==> flow/design.v <==
`timescale 1ns / 1ps
module cordic_advanced #(
    parameter DATA_WIDTH = 18,           
    parameter ANGLE_WIDTH = 32,          
    parameter ITERATIONS = 18,           
    parameter PIPELINE_STAGES = 18       
)(
    input  wire                         clk,
    input  wire                         rst_n,
    input  wire                         enable,
    input  wire signed [DATA_WIDTH-1:0] x_in,
    input  wire signed [DATA_WIDTH-1:0] y_in,
    input  wire signed [ANGLE_WIDTH-1:0] z_in,           
    input  wire                         data_valid_in,
    output wire                         data_ready_out,
    output wire signed [DATA_WIDTH:0]   x_out,
    output wire signed [DATA_WIDTH:0]   y_out,
    output wire signed [ANGLE_WIDTH-1:0] z_out,
    output wire                         data_valid_out,
    input  wire                         data_ready_in,
    output wire                         overflow,
    output wire [15:0]                  iterations_count,
    output wire [31:0]                  throughput_counter
);
    localparam real CORDIC_GAIN = 1.646760258121;
    localparam signed [DATA_WIDTH-1:0] K_INVERSE = 
        (DATA_WIDTH == 16) ? 16'd19898 :
        (DATA_WIDTH == 18) ? 18'd79593 :
        (DATA_WIDTH == 20) ? 20'd318371 : 16'd19898;
    function [ANGLE_WIDTH-1:0] atan_lut;
        input integer idx;
        begin
            case(idx)
                0:  atan_lut = 32'h20000000;   
                1:  atan_lut = 32'h12E4051E;   
                2:  atan_lut = 32'h09FB385B;   
                3:  atan_lut = 32'h051111D4;   
                4:  atan_lut = 32'h028B0D43;   
                5:  atan_lut = 32'h0145D7E1;   
                6:  atan_lut = 32'h00A2F61E;   
                7:  atan_lut = 32'h00517C55;   
                8:  atan_lut = 32'h0028BE53;   
                9:  atan_lut = 32'h00145F2E;   
                10: atan_lut = 32'h000A2F98;   
                11: atan_lut = 32'h000517CC;   
                12: atan_lut = 32'h00028BE6;   
                13: atan_lut = 32'h000145F3;   
                14: atan_lut = 32'h0000A2F9;
                15: atan_lut = 32'h0000517D;
                16: atan_lut = 32'h000028BE;
                17: atan_lut = 32'h0000145F;
                18: atan_lut = 32'h00000A2F;
                19: atan_lut = 32'h00000518;
                20: atan_lut = 32'h0000028C;
                21: atan_lut = 32'h00000146;
                22: atan_lut = 32'h000000A3;
                23: atan_lut = 32'h00000051;
                24: atan_lut = 32'h00000028;
                25: atan_lut = 32'h00000014;
                26: atan_lut = 32'h0000000A;
                27: atan_lut = 32'h00000005;
                28: atan_lut = 32'h00000002;
                29: atan_lut = 32'h00000001;
                default: atan_lut = 32'h00000000;
            endcase
        end
    endfunction
    reg signed [DATA_WIDTH:0]   x_pipe [0:PIPELINE_STAGES];
    reg signed [DATA_WIDTH:0]   y_pipe [0:PIPELINE_STAGES];
    reg signed [ANGLE_WIDTH-1:0] z_pipe [0:PIPELINE_STAGES];
    reg                         valid_pipe [0:PIPELINE_STAGES];
    reg [15:0] iteration_counter;
    reg [31:0] throughput_cnt;
    reg        overflow_flag;
    assign data_ready_out = enable;
    assign data_valid_out = valid_pipe[PIPELINE_STAGES];
    assign iterations_count = iteration_counter;
    assign throughput_counter = throughput_cnt;
    assign overflow = overflow_flag;
    wire [1:0] quadrant;
    assign quadrant = z_in[ANGLE_WIDTH-1:ANGLE_WIDTH-2];
    always @(posedge clk or negedge rst_n) begin
        if (!rst_n) begin
            x_pipe[0] <= 0;
            y_pipe[0] <= 0;
            z_pipe[0] <= 0;
            valid_pipe[0] <= 0;
        end else if (enable && data_valid_in) begin
            valid_pipe[0] <= 1'b1;
            case (quadrant)
                2'b00, 2'b11: begin   
                    x_pipe[0] <= {x_in[DATA_WIDTH-1], x_in};
                    y_pipe[0] <= {y_in[DATA_WIDTH-1], y_in};
                    z_pipe[0] <= z_in;
                end
                2'b01: begin   
                    x_pipe[0] <= -{y_in[DATA_WIDTH-1], y_in};
                    y_pipe[0] <= {x_in[DATA_WIDTH-1], x_in};
                    z_pipe[0] <= {2'b00, z_in[ANGLE_WIDTH-3:0]};
                end
                2'b10: begin   
                    x_pipe[0] <= {y_in[DATA_WIDTH-1], y_in};
                    y_pipe[0] <= -{x_in[DATA_WIDTH-1], x_in};
                    z_pipe[0] <= {2'b11, z_in[ANGLE_WIDTH-3:0]};
                end
            endcase
        end else if (enable) begin
            valid_pipe[0] <= 0;
        end
    end
    genvar i;
    generate
        for (i = 0; i < PIPELINE_STAGES; i = i + 1) begin : cordic_pipeline
            wire decision_sign;
            wire signed [DATA_WIDTH:0] x_shifted, y_shifted;
            assign x_shifted = x_pipe[i] >>> i;
            assign y_shifted = y_pipe[i] >>> i;
            assign decision_sign = z_pipe[i][ANGLE_WIDTH-1];
            always @(posedge clk or negedge rst_n) begin
                if (!rst_n) begin
                    x_pipe[i+1] <= 0;
                    y_pipe[i+1] <= 0;
                    z_pipe[i+1] <= 0;
                    valid_pipe[i+1] <= 0;
                end else if (enable) begin
                    valid_pipe[i+1] <= valid_pipe[i];
                    if (valid_pipe[i]) begin
                        if (decision_sign) begin   
                            x_pipe[i+1] <= x_pipe[i] + y_shifted;
                            y_pipe[i+1] <= y_pipe[i] - x_shifted;
                            z_pipe[i+1] <= z_pipe[i] + atan_lut(i);
                        end else begin   
                            x_pipe[i+1] <= x_pipe[i] - y_shifted;
                            y_pipe[i+1] <= y_pipe[i] + x_shifted;
                            z_pipe[i+1] <= z_pipe[i] - atan_lut(i);
                        end
                    end else begin
                        x_pipe[i+1] <= x_pipe[i];
                        y_pipe[i+1] <= y_pipe[i];
                        z_pipe[i+1] <= z_pipe[i];
                    end
                end
            end
        end
    endgenerate
    assign x_out = x_pipe[PIPELINE_STAGES];
    assign y_out = y_pipe[PIPELINE_STAGES];
    assign z_out = z_pipe[PIPELINE_STAGES];
    always @(posedge clk or negedge rst_n) begin
        if (!rst_n) begin
            overflow_flag <= 0;
        end else begin
            if (valid_pipe[PIPELINE_STAGES]) begin
                overflow_flag <= (x_pipe[PIPELINE_STAGES] == {1'b1, {DATA_WIDTH{1'b0}}}) ||
                                 (y_pipe[PIPELINE_STAGES] == {1'b1, {DATA_WIDTH{1'b0}}});
            end
        end
    end
    always @(posedge clk or negedge rst_n) begin
        if (!rst_n) begin
            iteration_counter <= 0;
            throughput_cnt <= 0;
        end else begin
            if (data_valid_in && enable)
                iteration_counter <= iteration_counter + 1;
            if (data_valid_out && data_ready_in)
                throughput_cnt <= throughput_cnt + 1;
        end
    end
endmodule
module cordic_sincos #(
    parameter DATA_WIDTH = 18,
    parameter ANGLE_WIDTH = 32,
    parameter PIPELINE_STAGES = 18
)(
    input  wire                         clk,
    input  wire                         rst_n,
    input  wire                         enable,
    input  wire signed [ANGLE_WIDTH-1:0] angle,
    input  wire                         angle_valid,
    output wire                         angle_ready,
    output wire signed [DATA_WIDTH:0]   cos_out,
    output wire signed [DATA_WIDTH:0]   sin_out,
    output wire                         result_valid,
    input  wire                         result_ready
);
    localparam signed [DATA_WIDTH-1:0] K_INV = 
        (DATA_WIDTH == 16) ? 16'd19898 :
        (DATA_WIDTH == 18) ? 18'd79593 :
        (DATA_WIDTH == 20) ? 20'd318371 : 16'd19898;
    wire overflow;
    wire [15:0] iter_count;
    wire [31:0] throughput;
    cordic_advanced #(
        .DATA_WIDTH(DATA_WIDTH),
        .ANGLE_WIDTH(ANGLE_WIDTH),
        .ITERATIONS(PIPELINE_STAGES),
        .PIPELINE_STAGES(PIPELINE_STAGES)
    ) cordic_core (
        .clk(clk),
        .rst_n(rst_n),
        .enable(enable),
        .x_in(K_INV),
        .y_in({DATA_WIDTH{1'b0}}),
        .z_in(angle),
        .data_valid_in(angle_valid),
        .data_ready_out(angle_ready),
        .x_out(cos_out),
        .y_out(sin_out),
        .z_out(),
        .data_valid_out(result_valid),
        .data_ready_in(result_ready),
        .overflow(overflow),
        .iterations_count(iter_count),
        .throughput_counter(throughput)
    );
endmodule
=== Reports on cordic_advanced ===
The steps from the RTL of cordic_advanced to its reports follow in flow order.
Lines are those of the file above, counted from 1.
Library cell names are shortened.
The mark - stands for no value.

* Top: cordic_advanced
* Clock input: clk
* Library: sky130hd
* Library corner: tt_025C_1v80

=== After elaboration ===
Counts by Yosys on the flattened word-level netlist (proc, flatten, opt, wreduce). Print and check cells are left out. Cells with the same type and inputs are merged into one.

* Add/sub/neg operators: 111
* Equal/unequal tests: 5
* Muxes and demuxes: 113
* Reductions and logical operators: 6

{| class="wikitable"
|+ Operators by type and width
! kind !! count
|-
| 19-bit two-way mux || 72
|-
| 32-bit two-way mux || 36
|-
| 19-bit parallel mux with 3-bit select || 2
|-
| 32-bit parallel mux with 3-bit select || 1
|-
| 19-bit by 10-bit adder with 19-bit output || 2
|-
| 19-bit by 10-bit subtractor with 19-bit output || 2
|-
| 19-bit by 11-bit adder with 19-bit output || 2
|-
| 19-bit by 11-bit subtractor with 19-bit output || 2
|-
| 19-bit by 12-bit adder with 19-bit output || 2
|-
| 19-bit by 12-bit subtractor with 19-bit output || 2
|-
| 19-bit by 13-bit adder with 19-bit output || 2
|-
| 19-bit by 13-bit subtractor with 19-bit output || 2
|-
| 19-bit by 14-bit adder with 19-bit output || 2
|-
| 19-bit by 14-bit subtractor with 19-bit output || 2
|-
| 19-bit by 15-bit adder with 19-bit output || 2
|-
| 19-bit by 15-bit subtractor with 19-bit output || 2
|-
| 19-bit by 16-bit adder with 19-bit output || 2
|-
| 19-bit by 16-bit subtractor with 19-bit output || 2
|-
| 19-bit by 17-bit adder with 19-bit output || 2
|-
| 19-bit by 17-bit subtractor with 19-bit output || 2
|-
| 19-bit by 18-bit adder with 19-bit output || 2
|-
| 19-bit by 18-bit subtractor with 19-bit output || 2
|-
| 19-bit subtractor || 2
|-
| 19-bit equality test (second input constant) || 2
|-
| 19-bit by 2-bit adder with 19-bit output || 2
|-
| 19-bit by 2-bit subtractor with 19-bit output || 2
|-
| 19-bit by 3-bit adder with 19-bit output || 2
|-
| 19-bit by 3-bit subtractor with 19-bit output || 2
|}

Other operator kinds: 60; their cells: 76.

* Register bits: 1398
* Output and inout port bits: 121
* Word-level cells: 314

=== Logic depth ===
Yosys ltp: most cells in a row. Word level: on the elaborated netlist, between registers, memories and ports. Mapped: between sequential cells and ports; inverters and the memories' decode and read muxes count.

* Depth in word-level cells: 3
* ABC_AREA: 0
* Mapped depth: 18
* Gate-level depth less buffers: 18

=== Mapped cells and area ===
Yosys stat after the flow's synthesis: flattened, memories mapped to cells. It holds for the ABC_AREA given above (unset counts as 0); a run with the other value may have another netlist.

{| class="wikitable"
|+ Cells by type
! cell type !! count !! total area (sq um)
|-
| dfrtp_1 || 1398 || 3.5E+04
|-
| ha_1 || 1266 || 1.58E+04
|-
| a21oi_1 || 2076 || 1.04E+04
|-
| xnor2_1 || 908 || 7.95E+03
|-
| mux2i_1 || 776 || 7767.45
|-
| nor2_1 || 1896 || 7.12E+03
|-
| a21o_1 || 551 || 4.14E+03
|-
| xor2_1 || 376 || 3.29E+03
|-
| nand2_1 || 841 || 3.16E+03
|-
| o21ai_0 || 582 || 2.91E+03
|-
| inv_1 || 544 || 2.04E+03
|-
| clkbuf_1 || 525 || 1970.64
|-
| nand3_1 || 313 || 1.57E+03
|-
| nor3_1 || 294 || 1.47E+03
|-
| a211oi_1 || 178 || 1.34E+03
|-
| nor2b_1 || 192 || 1.2E+03
|-
| a31oi_1 || 185 || 1157.36
|-
| fa_1 || 55 || 1.1E+03
|}

Not listed: further types 80, cells in them 1970.

* Cell count: 14926
* Chip area (Yosys): 123893.8 sq um
* Sequential part of the area: 34983.6 sq um
* Flip-flops: 1398

=== Timing after synthesis ===
OpenSTA on the mapped netlist: ideal clock, no wires. The path of least setup slack (recovery checks aside). Input and output delay are each 20% of the period. Register names are those of the netlist, which keeps one name where synthesis merged equal registers.

* Kind: register -> register
* Start: register z_pipe[7][31]
* End: register z_pipe[8][30]
* Period: 4.5 ns
* Setup time: 0.126 ns
* Arrival: 3.976 ns
* Data required time: 4.374 ns
* Slack: 0.397 ns
* Path delay: 4.102 ns
* Stages on the path: 16
* Period reached after synthesis: 4.103 ns

"path delay" = arrival - input delay + setup time.
"stages on the path": output pins that drive a net of the path, with the launching flip-flop's if there is one; two outputs of one cell count as two.
"period reached after synthesis" is the clock period less the worst setup slack; recovery checks do not enter. This is arithmetic on one report: input and output delays are still those of the set period (20% each).
Between the ends stands the longest chain of elaborated cells between them, by number of cells; it is not shown to be the way that was timed. Of several equally long chains one is given.
Each line given opens the expression or statement behind the cell; cells for indexed reads and writes are added by Yosys, which also makes memories of some case tables.
At most two assigning lines are given for a register; there are more.

* Cell sequence: dfrtp_1 > clkbuf_1 > clkbuf_1 > inv_1 > fa_1 > a21o_1 > a21oi_2 > o21ai_1 > a311oi_2 > o21ai_1 > a22oi_2 > a211oi_1 > a21o_1 > a221oi_2 > mux2i_1 > a311o_1
* Length of the longest elaborated chain: 2

{| class="wikitable"
|+ RTL lines, path after synthesis
! what !! RTL line !! source
|-
| start, declared || 70 || <nowiki>reg signed [ANGLE_WIDTH-1:0] z_pipe [0:PIPELINE_STAGES];</nowiki>
|-
| start, assigned || 131 || <nowiki>z_pipe[i+1] <= z_pipe[i] + atan_lut(i);</nowiki>
|-
| start, assigned || 135 || <nowiki>z_pipe[i+1] <= z_pipe[i] - atan_lut(i);</nowiki>
|-
| 32-bit two-way mux || 128 || <nowiki>if (decision_sign) begin</nowiki>
|-
| 32-bit two-way mux || 127 || <nowiki>if (valid_pipe[i]) begin</nowiki>
|-
| end, assigned || 131 ||
|-
| end, assigned || 135 ||
|-
| end, declared || 70 ||
|}

=== Path in the finished layout ===
From the final timing report of job 1: the path of least setup slack in the routed layout; clock arrival at registers is part of the times.

* Kind: register -> register
* Start: register x_pipe[2][7]
* End: register y_pipe[3][17]
* Period: 4.5 ns
* Setup time: 0.04 ns
* Arrival: 4.92 ns
* Data required time: 5.26 ns
* Slack: 0.34 ns
* Stages on the path: 14

Between the ends stands the longest chain of elaborated cells between them, by number of cells; it is not shown to be the way that was timed. Of several equally long chains one is given.
At most two assigning lines are given for a register; there are more.

* Cell sequence: dfrtp_1 > nor4_1 > nor4b_1 > a21oi_1 > xnor2_1 > ha_1 > or3_1 > o31ai_1 > o21ai_1 > a221o_1 > a21oi_1 > xnor2_1 > mux2i_1 > a21oi_1
* Length of the longest elaborated chain: 3

{| class="wikitable"
|+ RTL lines, path post-layout
! what !! RTL line !! source
|-
| start, declared || 68 || <nowiki>reg signed [DATA_WIDTH:0]   x_pipe [0:PIPELINE_STAGES];</nowiki>
|-
| start, assigned || 129 || <nowiki>x_pipe[i+1] <= x_pipe[i] + y_shifted;</nowiki>
|-
| start, assigned || 133 || <nowiki>x_pipe[i+1] <= x_pipe[i] - y_shifted;</nowiki>
|-
| 19-bit by 17-bit adder with 19-bit output || 134 || <nowiki>y_pipe[i+1] <= y_pipe[i] + x_shifted;</nowiki>
|-
| 19-bit two-way mux || 128 || <nowiki>if (decision_sign) begin</nowiki>
|-
| 19-bit two-way mux || 127 || <nowiki>if (valid_pipe[i]) begin</nowiki>
|-
| end, assigned || 130 || <nowiki>y_pipe[i+1] <= y_pipe[i] - x_shifted;</nowiki>
|-
| end, assigned || 134 ||
|-
| end, declared || 69 || <nowiki>reg signed [DATA_WIDTH:0]   y_pipe [0:PIPELINE_STAGES];</nowiki>
|}

Settings and measured results of 3 stored flow runs for module cordic_advanced (sky130hd), not sorted in any way. The constraints put input and output delay at 20% of the set period each and load the outputs with 0.01 pF.
"achieved period" = clock period - worst setup slack. The figure is calculated, with input and output delays left at 20% of the set period.
"time used up by the worst setup path" is the time allowed to the run's worst setup path (the clock period less input and output delay, where it has them) less its slack. Clock arrival times count: a late capture clock shortens it, a late launch clock lengthens it.

=== Job 1 ===
{| class="wikitable"
! Setting !! Value
|-
| CELL_PAD_IN_SITES_DETAIL_PLACEMENT || 1
|-
| CORE_MARGIN || 9
|-
| CTS_CLUSTER_DIAMETER || 358
|-
| CTS_CLUSTER_SIZE || 69
|-
| GPL_ROUTABILITY_DRIVEN || 0
|-
| MAX_ROUTING_LAYER || met4
|-
| SLEW_MARGIN || 5
|-
| period_ns || 4.5
|-
| CAP_MARGIN || 20
|-
| CORE_UTILIZATION || 40
|-
! Result !! Value
|-
| Lowest setup slack || 0.339 ns
|-
| Post-route utilization || 0.428
|-
| Setup total negative slack || 0.000 ns
|-
| Standard-cell area after layout || 131465.0 sq um
|-
| Achieved period || 4.161 ns
|-
| Mapped cell area after synthesis || 123893.8 sq um
|-
| Area inside the die boundary || 330096.0 sq um
|-
| Time used up by the worst setup path || 4.16 ns
|-
| Kind of the worst setup path || register -> register
|}

=== Job 2 ===
{| class="wikitable"
! Setting !! Value
|-
| CELL_PAD_IN_SITES_DETAIL_PLACEMENT || 1
|-
| CORE_MARGIN || 10
|-
| CORE_UTILIZATION || 72
|-
| CTS_CLUSTER_DIAMETER || 358
|-
| CTS_CLUSTER_SIZE || 69
|-
| GPL_ROUTABILITY_DRIVEN || 0
|-
| GPL_TIMING_DRIVEN || 0
|-
| MAX_ROUTING_LAYER || met4
|-
| SLEW_MARGIN || 5
|-
| period_ns || 4.5
|-
| CAP_MARGIN || 20
|}
No final report: placement broke off with DPL-0033.

=== Job 3 ===
{| class="wikitable"
! Setting !! Value
|-
| CAP_MARGIN || 10
|-
| CELL_PAD_IN_SITES_GLOBAL_PLACEMENT || 2
|-
| CORE_ASPECT_RATIO || 0.63
|-
| CORE_MARGIN || 5
|-
| CORE_UTILIZATION || 24
|-
| GPL_TIMING_DRIVEN || 1
|-
| MAX_ROUTING_LAYER || met5
|-
| PLACE_DENSITY_LB_ADDON || 0.26
|-
| SLEW_MARGIN || 40
|-
| TNS_END_PERCENT || 65
|-
| period_ns || 5.94
|-
! Result !! Value
|-
| Time used up by the worst setup path || 4.59 ns
|-
| Kind of the worst setup path || register -> register
|-
| Mapped cell area after synthesis || 123893.8 sq um
|-
| Post-route utilization || 0.272
|-
| Lowest setup slack || 1.348 ns
|-
| Standard-cell area after layout || 139788.0 sq um
|-
| Area inside the die boundary || 531078.0 sq um
|-
| Achieved period || 4.592 ns
|-
| Setup total negative slack || 0.000 ns
|}
